==> flow/design.v <==
module HandwashSensor(
    input clk,
    input reset,
    input acceptLeftHandDistance,
    input [15:0] leftHandDistance,
    input acceptLeftHandGain,
    input [7:0] leftHandGain,
    input acceptRightHandDistance,
    input [15:0] rightHandDistance,
    input acceptRightHandGain,
    input [7:0] rightHandGain,
    output waterOn
);
reg [15:0] leftHandDistanceHeld;
 always@(posedge clk)  begin
     if(reset)
         leftHandDistanceHeld <= 0;
     else if(acceptLeftHandDistance)
         leftHandDistanceHeld <= leftHandDistance;
     else
         leftHandDistanceHeld <= leftHandDistanceHeld;
 end
reg [7:0] leftHandGainHeld;
 always@(posedge clk)  begin
     if(reset)
         leftHandGainHeld <= 0;
     else if(acceptLeftHandGain)
         leftHandGainHeld <= leftHandGain;
     else
         leftHandGainHeld <= leftHandGainHeld;
 end
reg [15:0] rightHandDistanceHeld;
 always@(posedge clk)  begin
     if(reset)
         rightHandDistanceHeld <= 0;
     else if(acceptRightHandDistance)
         rightHandDistanceHeld <= rightHandDistance;
     else
         rightHandDistanceHeld <= rightHandDistanceHeld;
 end
reg [7:0] rightHandGainHeld;
 always@(posedge clk)  begin
     if(reset)
         rightHandGainHeld <= 0;
     else if(acceptRightHandGain)
         rightHandGainHeld <= rightHandGain;
     else
         rightHandGainHeld <= rightHandGainHeld;
 end
wire [15:0] leftHand;
 wire [23:0] leftHandDistanceHeld_Mult_leftHandGainHeld;
 DSP48_AxB dsp_leftHandDistanceHeld_Mult_leftHandGainHeld(
     .CLK(clk),
     .A({ {9{1'b0}}, leftHandDistanceHeld}),
     .B({ {10{1'b0}}, leftHandGainHeld}),
     .P(leftHandDistanceHeld_Mult_leftHandGainHeld)
 );
 reg [16:0] leftHandDistanceHeld_Mult_leftHandGainHeld_ShiftR_7;
 always@(posedge clk) begin
     if(reset)
         leftHandDistanceHeld_Mult_leftHandGainHeld_ShiftR_7 <= 0;
     else
         leftHandDistanceHeld_Mult_leftHandGainHeld_ShiftR_7 <= leftHandDistanceHeld_Mult_leftHandGainHeld >> 7;
 end
 assign leftHand = leftHandDistanceHeld_Mult_leftHandGainHeld_ShiftR_7;
wire [15:0] rightHand;
 wire [23:0] rightHandDistanceHeld_Mult_rightHandGainHeld;
 DSP48_AxB dsp_rightHandDistanceHeld_Mult_rightHandGainHeld(
     .CLK(clk),
     .A({ {9{1'b0}}, rightHandDistanceHeld}),
     .B({ {10{1'b0}}, rightHandGainHeld}),
     .P(rightHandDistanceHeld_Mult_rightHandGainHeld)
 );
 reg [16:0] rightHandDistanceHeld_Mult_rightHandGainHeld_ShiftR_7;
 always@(posedge clk) begin
     if(reset)
         rightHandDistanceHeld_Mult_rightHandGainHeld_ShiftR_7 <= 0;
     else
         rightHandDistanceHeld_Mult_rightHandGainHeld_ShiftR_7 <= rightHandDistanceHeld_Mult_rightHandGainHeld >> 7;
 end
 assign rightHand = rightHandDistanceHeld_Mult_rightHandGainHeld_ShiftR_7;
parameter threshold = 1500;
assign waterOn = leftHand != 0 && rightHand != 0 && (leftHand < threshold || rightHand < threshold);
endmodule
module DSP48_AxB
   (CLK,
    A,
    B,
    P);
  input CLK;
  input [24:0]A;
  input [17:0]B;
  output [42:0]P;
assign P = A*B;
endmodule
# Tool chain data of HandwashSensor
# The steps from the RTL of HandwashSensor to its reports follow in flow order.
# Lines are those of the file above, counted from 1.
# Operators: Yosys type, input widths -> output width; for muxes data width and select width s.
# A cell with - has no value.
[design]
top_module = "HandwashSensor"
clock = "clk"
library = "sky130hd"
lib_corner = "tt_025C_1v80"

# Elaborated design
# Counts by Yosys on the flattened word-level netlist (proc, flatten, opt, wreduce; memories kept). Register bits leave out memories and registers merged into their read ports (data or address); mux counts leave out enables and synchronous resets folded into registers. Print and check cells are left out. Cells with the same type and inputs are merged into one.
[classes]
n_logic = 0
div = 0
compare = 2
n_shift = 0
multipliers = 2
n_eq = 0
mux = 0
addsub = 0
reduce_logical = 5
[op_table]
columns = ["op", "n"]
rows = [
  ["$mul 16x8->23", 2],
  ["$lt 16x11->1 const B", 2],
  ["$reduce_bool 16->1", 2],
  ["$logic_and 1x1->1", 2],
  ["$logic_or 1x1->1", 1],
]
[bits]
memories = 0
ram_bits = 0
inputBits = 54
rom_bits = 0
latch_bits = 0
clocked_rd_ports_x_width = 0
register_bits = 80

# Depth
# Longest topological path by Yosys (ltp), each cell counted once; first at word level (registers and memories cut), then after technology mapping (sequential cells cut; the memories' decode and read muxes count).
[depth]
ltp_word = 3
ABC_AREA = 0
ltp_mapped = 19
depth_no_buf = 17

# After synthesis
# The flow's flattened synthesis, as Yosys stat reports it; memories are mapped. The netlist is that of the ABC_AREA named above (0 if unset); the other value can give another one.
# Totals and module areas in this step are rounded.
[types]
columns = ["type", "n", "type_area_um2"]
rows = [
  ["sky130_fd_sc_hd__fa_1", 164, 3.28E+03],
  ["sky130_fd_sc_hd__dfxtp_1", 80, 1.6E+03],
  ["sky130_fd_sc_hd__and2_1", 169, 1.06E+03],
  ["sky130_fd_sc_hd__ha_1", 78, 975.936],
  ["sky130_fd_sc_hd__inv_1", 189, 709.43],
  ["sky130_fd_sc_hd__mux2i_1", 48, 480.461],
  ["sky130_fd_sc_hd__nand2_1", 105, 394.128],
  ["sky130_fd_sc_hd__nor2_1", 93, 349.085],
  ["sky130_fd_sc_hd__xnor2_1", 19, 166.41],
  ["sky130_fd_sc_hd__a21oi_1", 30, 150.144],
  ["sky130_fd_sc_hd__clkbuf_1", 31, 116.362],
  ["sky130_fd_sc_hd__xor2_1", 12, 105.101],
  ["sky130_fd_sc_hd__o21ai_0", 18, 90.086],
  ["sky130_fd_sc_hd__a21o_1", 9, 67.565],
  ["sky130_fd_sc_hd__nand3_1", 9, 45.043],
  ["sky130_fd_sc_hd__o21bai_1", 6, 45.043],
  ["sky130_fd_sc_hd__nor2b_1", 7, 43.792],
  ["sky130_fd_sc_hd__and3_1", 6, 37.536],
]
# Not listed: further types 35, cells in them 66.
[mapped]
seqArea_um2 = 1600
cell_count = 1139
synth_area_um2 = 10000
flip_flops = 80
# The figures by module come from a second, unflattened synthesis with its own total; it is not the netlist above.
[hier_totals]
hier_cells = 3616
area_unflattened_um2 = 31000
# Rows give one instance, submodules left out.
[modules]
columns = ["mod", "mod_seq_area_um2", "n_cells", "mod_area_um2", "instances"]
rows = [
  ["DSP48_AxB", 0.0, 1684, 14000, 2],
  ["HandwashSensor", 1600, 248, 2700, 1],
]

# Path before layout
# Path of least setup slack by OpenSTA after synthesis, without wires, with an ideal clock, recovery checks aside; 20% of the period is set as input and as output delay. Where synthesis merged equal registers, the netlist keeps one of their names.
[synth_timing]
path_kind = "reg-to-reg"
startpoint = "register leftHandGainHeld[2]"
endpoint = "register leftHandDistanceHeld_Mult_leftHandGainHeld_ShiftR_7[14]"
tclk_ps = 7000
setup_ps = 121
n_path_buf = 1
slack_ps = 2242
launch_ps = 0
driving_pins = 18
path_delay_ps = 4759
required_ps = 6879
t_arrival_ps = 4638
period_less_setup_slack_ps = 4758
# "path_delay_ps" is the arrival time less input delay plus setup time.
# "driving_pins": output pins that drive a net of the path, with the launching flip-flop's if there is one; two outputs of one cell count as two.
# "period_less_setup_slack_ps" = period - worst setup slack (recovery checks aside). The figure is calculated, with input and output delays left at 20% of the set period.
# Between the ends stands the longest chain of elaborated cells between them, by number of cells; it is not shown to be the way that was timed. Of several equally long chains one is given.
# A line is the first line of the expression or statement that the cell stems from. Yosys adds cells for indexed reads and writes and turns some case tables into memories.
# At most two assigning lines are given for a register; there are more.
[synth_via]
cell_sequence = "sky130_fd_sc_hd__dfxtp_1 > sky130_fd_sc_hd__clkbuf_1 > sky130_fd_sc_hd__nand2_1 > sky130_fd_sc_hd__fa_1 > sky130_fd_sc_hd__fa_1 > sky130_fd_sc_hd__inv_1 > sky130_fd_sc_hd__fa_1 > sky130_fd_sc_hd__inv_1 > sky130_fd_sc_hd__fa_1 > sky130_fd_sc_hd__inv_1 > sky130_fd_sc_hd__ha_1 > sky130_fd_sc_hd__a21oi_1 > sky130_fd_sc_hd__o21ai_0 > sky130_fd_sc_hd__a221oi_4 > sky130_fd_sc_hd__o21bai_1 > sky130_fd_sc_hd__a41o_1 > sky130_fd_sc_hd__a21oi_1 > sky130_fd_sc_hd__mux2_2"
elab_chain_len = 1
[synth_rtl]
columns = ["item", "line", "rtl"]
rows = [
  ["from (decl)", 23, "reg [7:0] leftHandGainHeld;"],
  ["from (assign)", 28, "leftHandGainHeld <= leftHandGain;"],
  ["from (assign)", 30, "leftHandGainHeld <= leftHandGainHeld;"],
  ["$mul 16x8->23", 94, "assign P = A*B;"],
  ["to (assign)", 61, "leftHandDistanceHeld_Mult_leftHandGainHeld_ShiftR_7 <= 0;"],
  ["to (assign)", 63, "leftHandDistanceHeld_Mult_leftHandGainHeld_ShiftR_7 <= leftHandDistanceHeld_Mult_leftHandGainHeld >> 7;"],
  ["to (decl)", 58, "reg [16:0] leftHandDistanceHeld_Mult_leftHandGainHeld_ShiftR_7;"],
]

# Timing after layout
# Path of least setup slack in the final report of record 1 (OpenROAD, finished layout, wires in). Where an end is a register, its clock arrival counts in the times.
# The path's times are printed in steps of 10 ps; the period is the one set.
[layout_timing]
path_kind = "reg-to-reg"
startpoint = "register leftHandGainHeld[5]"
endpoint = "register leftHandDistanceHeld_Mult_leftHandGainHeld_ShiftR_7[14]"
slack_ps = 330
t_arrival_ps = 5380
required_ps = 5710
setup_ps = 110
launch_ps = 370
n_path_buf = 1
tclk_ps = 5460
driving_pins = 17
# Between the ends stands the longest chain of elaborated cells between them, by number of cells; it is not shown to be the way that was timed. Of several equally long chains one is given.
# At most two assigning lines are given for a register; there are more.
[layout_via]
cell_sequence = "sky130_fd_sc_hd__dfxtp_1 > sky130_fd_sc_hd__buf_4 > sky130_fd_sc_hd__and2_1 > sky130_fd_sc_hd__fa_1 > sky130_fd_sc_hd__fa_1 > sky130_fd_sc_hd__fa_1 > sky130_fd_sc_hd__inv_1 > sky130_fd_sc_hd__fa_1 > sky130_fd_sc_hd__inv_1 > sky130_fd_sc_hd__ha_1 > sky130_fd_sc_hd__and3_1 > sky130_fd_sc_hd__and3_1 > sky130_fd_sc_hd__a221oi_4 > sky130_fd_sc_hd__o21bai_1 > sky130_fd_sc_hd__a41o_1 > sky130_fd_sc_hd__a21oi_1 > sky130_fd_sc_hd__mux2_2"
elab_chain_len = 1
[layout_rtl]
columns = ["item", "line", "rtl"]
rows = [
  ["from (decl)", 23, "reg [7:0] leftHandGainHeld;"],
  ["from (assign)", 28, "leftHandGainHeld <= leftHandGain;"],
  ["from (assign)", 30, "leftHandGainHeld <= leftHandGainHeld;"],
  ["$mul 16x8->23", 94, "assign P = A*B;"],
  ["to (assign)", 61, "leftHandDistanceHeld_Mult_leftHandGainHeld_ShiftR_7 <= 0;"],
  ["to (assign)", 63, "leftHandDistanceHeld_Mult_leftHandGainHeld_ShiftR_7 <= leftHandDistanceHeld_Mult_leftHandGainHeld >> 7;"],
  ["to (decl)", 58, "reg [16:0] leftHandDistanceHeld_Mult_leftHandGainHeld_ShiftR_7;"],
]

# 5 stored runs of HandwashSensor in the flow (synthesis by Yosys, layout by OpenROAD, sky130hd cells), in arbitrary order. Constraints: input delay and output delay 20% of the set period each, output load 0.01 pF.
# "worst_path_ps" is the time allowed to the run's worst setup path (the clock period less input and output delay, where it has them) less its slack. Clock arrival times count: a late capture clock shortens it, a late launch clock lengthens it.
# "worst_path_ps" is known to 10 ps.
# The measured numbers are rounded.

[[run]]
name = "record 1"
[run.settings]
CAP_MARGIN = 35
CELL_PAD_IN_SITES_DETAIL_PLACEMENT = 2
CORE_ASPECT_RATIO = 1.68
CORE_UTILIZATION = 35
CTS_CLUSTER_SIZE = 88
GPL_ROUTABILITY_DRIVEN = 1
GPL_TIMING_DRIVEN = 1
MAX_ROUTING_LAYER = "met5"
PLACE_DENSITY_LB_ADDON = 0.08
SLEW_MARGIN = 20
TNS_END_PERCENT = 20
period_ns = 5.46
CORE_MARGIN = 2
[run.results]
final_stdcell_area_um2 = 11000
worst_path_ps = 5130
path_kind = "reg-to-reg"
timing.setup.ws_ps = 330
design_die_area_um2 = 31000
worst_hold_slack_ps = 600
synth_area_um2 = 10000

[[run]]
name = "record 2"
[run.settings]
period_ns = 7.0
CAP_MARGIN = 20
CORE_MARGIN = 2
CORE_UTILIZATION = 40
SLEW_MARGIN = 20
[run.results]
final_stdcell_area_um2 = 11000
worst_path_ps = 5100
path_kind = "reg-to-reg"
timing.setup.ws_ps = 1900
design_die_area_um2 = 27000
worst_hold_slack_ps = 620
synth_area_um2 = 10000

[[run]]
name = "record 3"
[run.settings]
CAP_MARGIN = 35
CELL_PAD_IN_SITES_DETAIL_PLACEMENT = 2
CORE_ASPECT_RATIO = 1.1
CORE_UTILIZATION = 35
CTS_CLUSTER_SIZE = 88
GPL_ROUTABILITY_DRIVEN = 0
GPL_TIMING_DRIVEN = 0
MAX_ROUTING_LAYER = "met5"
PLACE_DENSITY_LB_ADDON = 0.08
SLEW_MARGIN = 20
TNS_END_PERCENT = 20
period_ns = 5.46
CORE_MARGIN = 2
[run.results]
final_stdcell_area_um2 = 12000
worst_path_ps = 5170
path_kind = "reg-to-reg"
timing.setup.ws_ps = 290
design_die_area_um2 = 31000
worst_hold_slack_ps = 590
synth_area_um2 = 10000

[[run]]
name = "record 4"
[run.settings]
ABC_AREA = 0
CORE_MARGIN = 4
CORE_UTILIZATION = 54
CTS_CLUSTER_DIAMETER = 25
GPL_TIMING_DRIVEN = 0
MAX_ROUTING_LAYER = "met5"
PLACE_DENSITY = 0.56
SLEW_MARGIN = 30
TNS_END_PERCENT = 35
period_ns = 4.56
CAP_MARGIN = 20
[run.results]
final_stdcell_area_um2 = 12000
worst_path_ps = 4610
path_kind = "reg-to-reg"
timing.setup.ws_ps = -53
design_die_area_um2 = 21000
worst_hold_slack_ps = 580
synth_area_um2 = 10000

[[run]]
name = "record 5"
[run.settings]
CAP_MARGIN = 40
CORE_ASPECT_RATIO = 1.85
CORE_MARGIN = 10
GPL_ROUTABILITY_DRIVEN = 0
HOLD_SLACK_MARGIN = 0.29
MIN_ROUTING_LAYER = "met2"
PLACE_DENSITY = 0.53
SETUP_SLACK_MARGIN = 1.5
period_ns = 7.0
CORE_UTILIZATION = 40
SLEW_MARGIN = 20
[run.results]
final_stdcell_area_um2 = 11000
worst_path_ps = 5200
path_kind = "reg-to-reg"
timing.setup.ws_ps = 1800
design_die_area_um2 = 33000
worst_hold_slack_ps = 620
synth_area_um2 = 10000
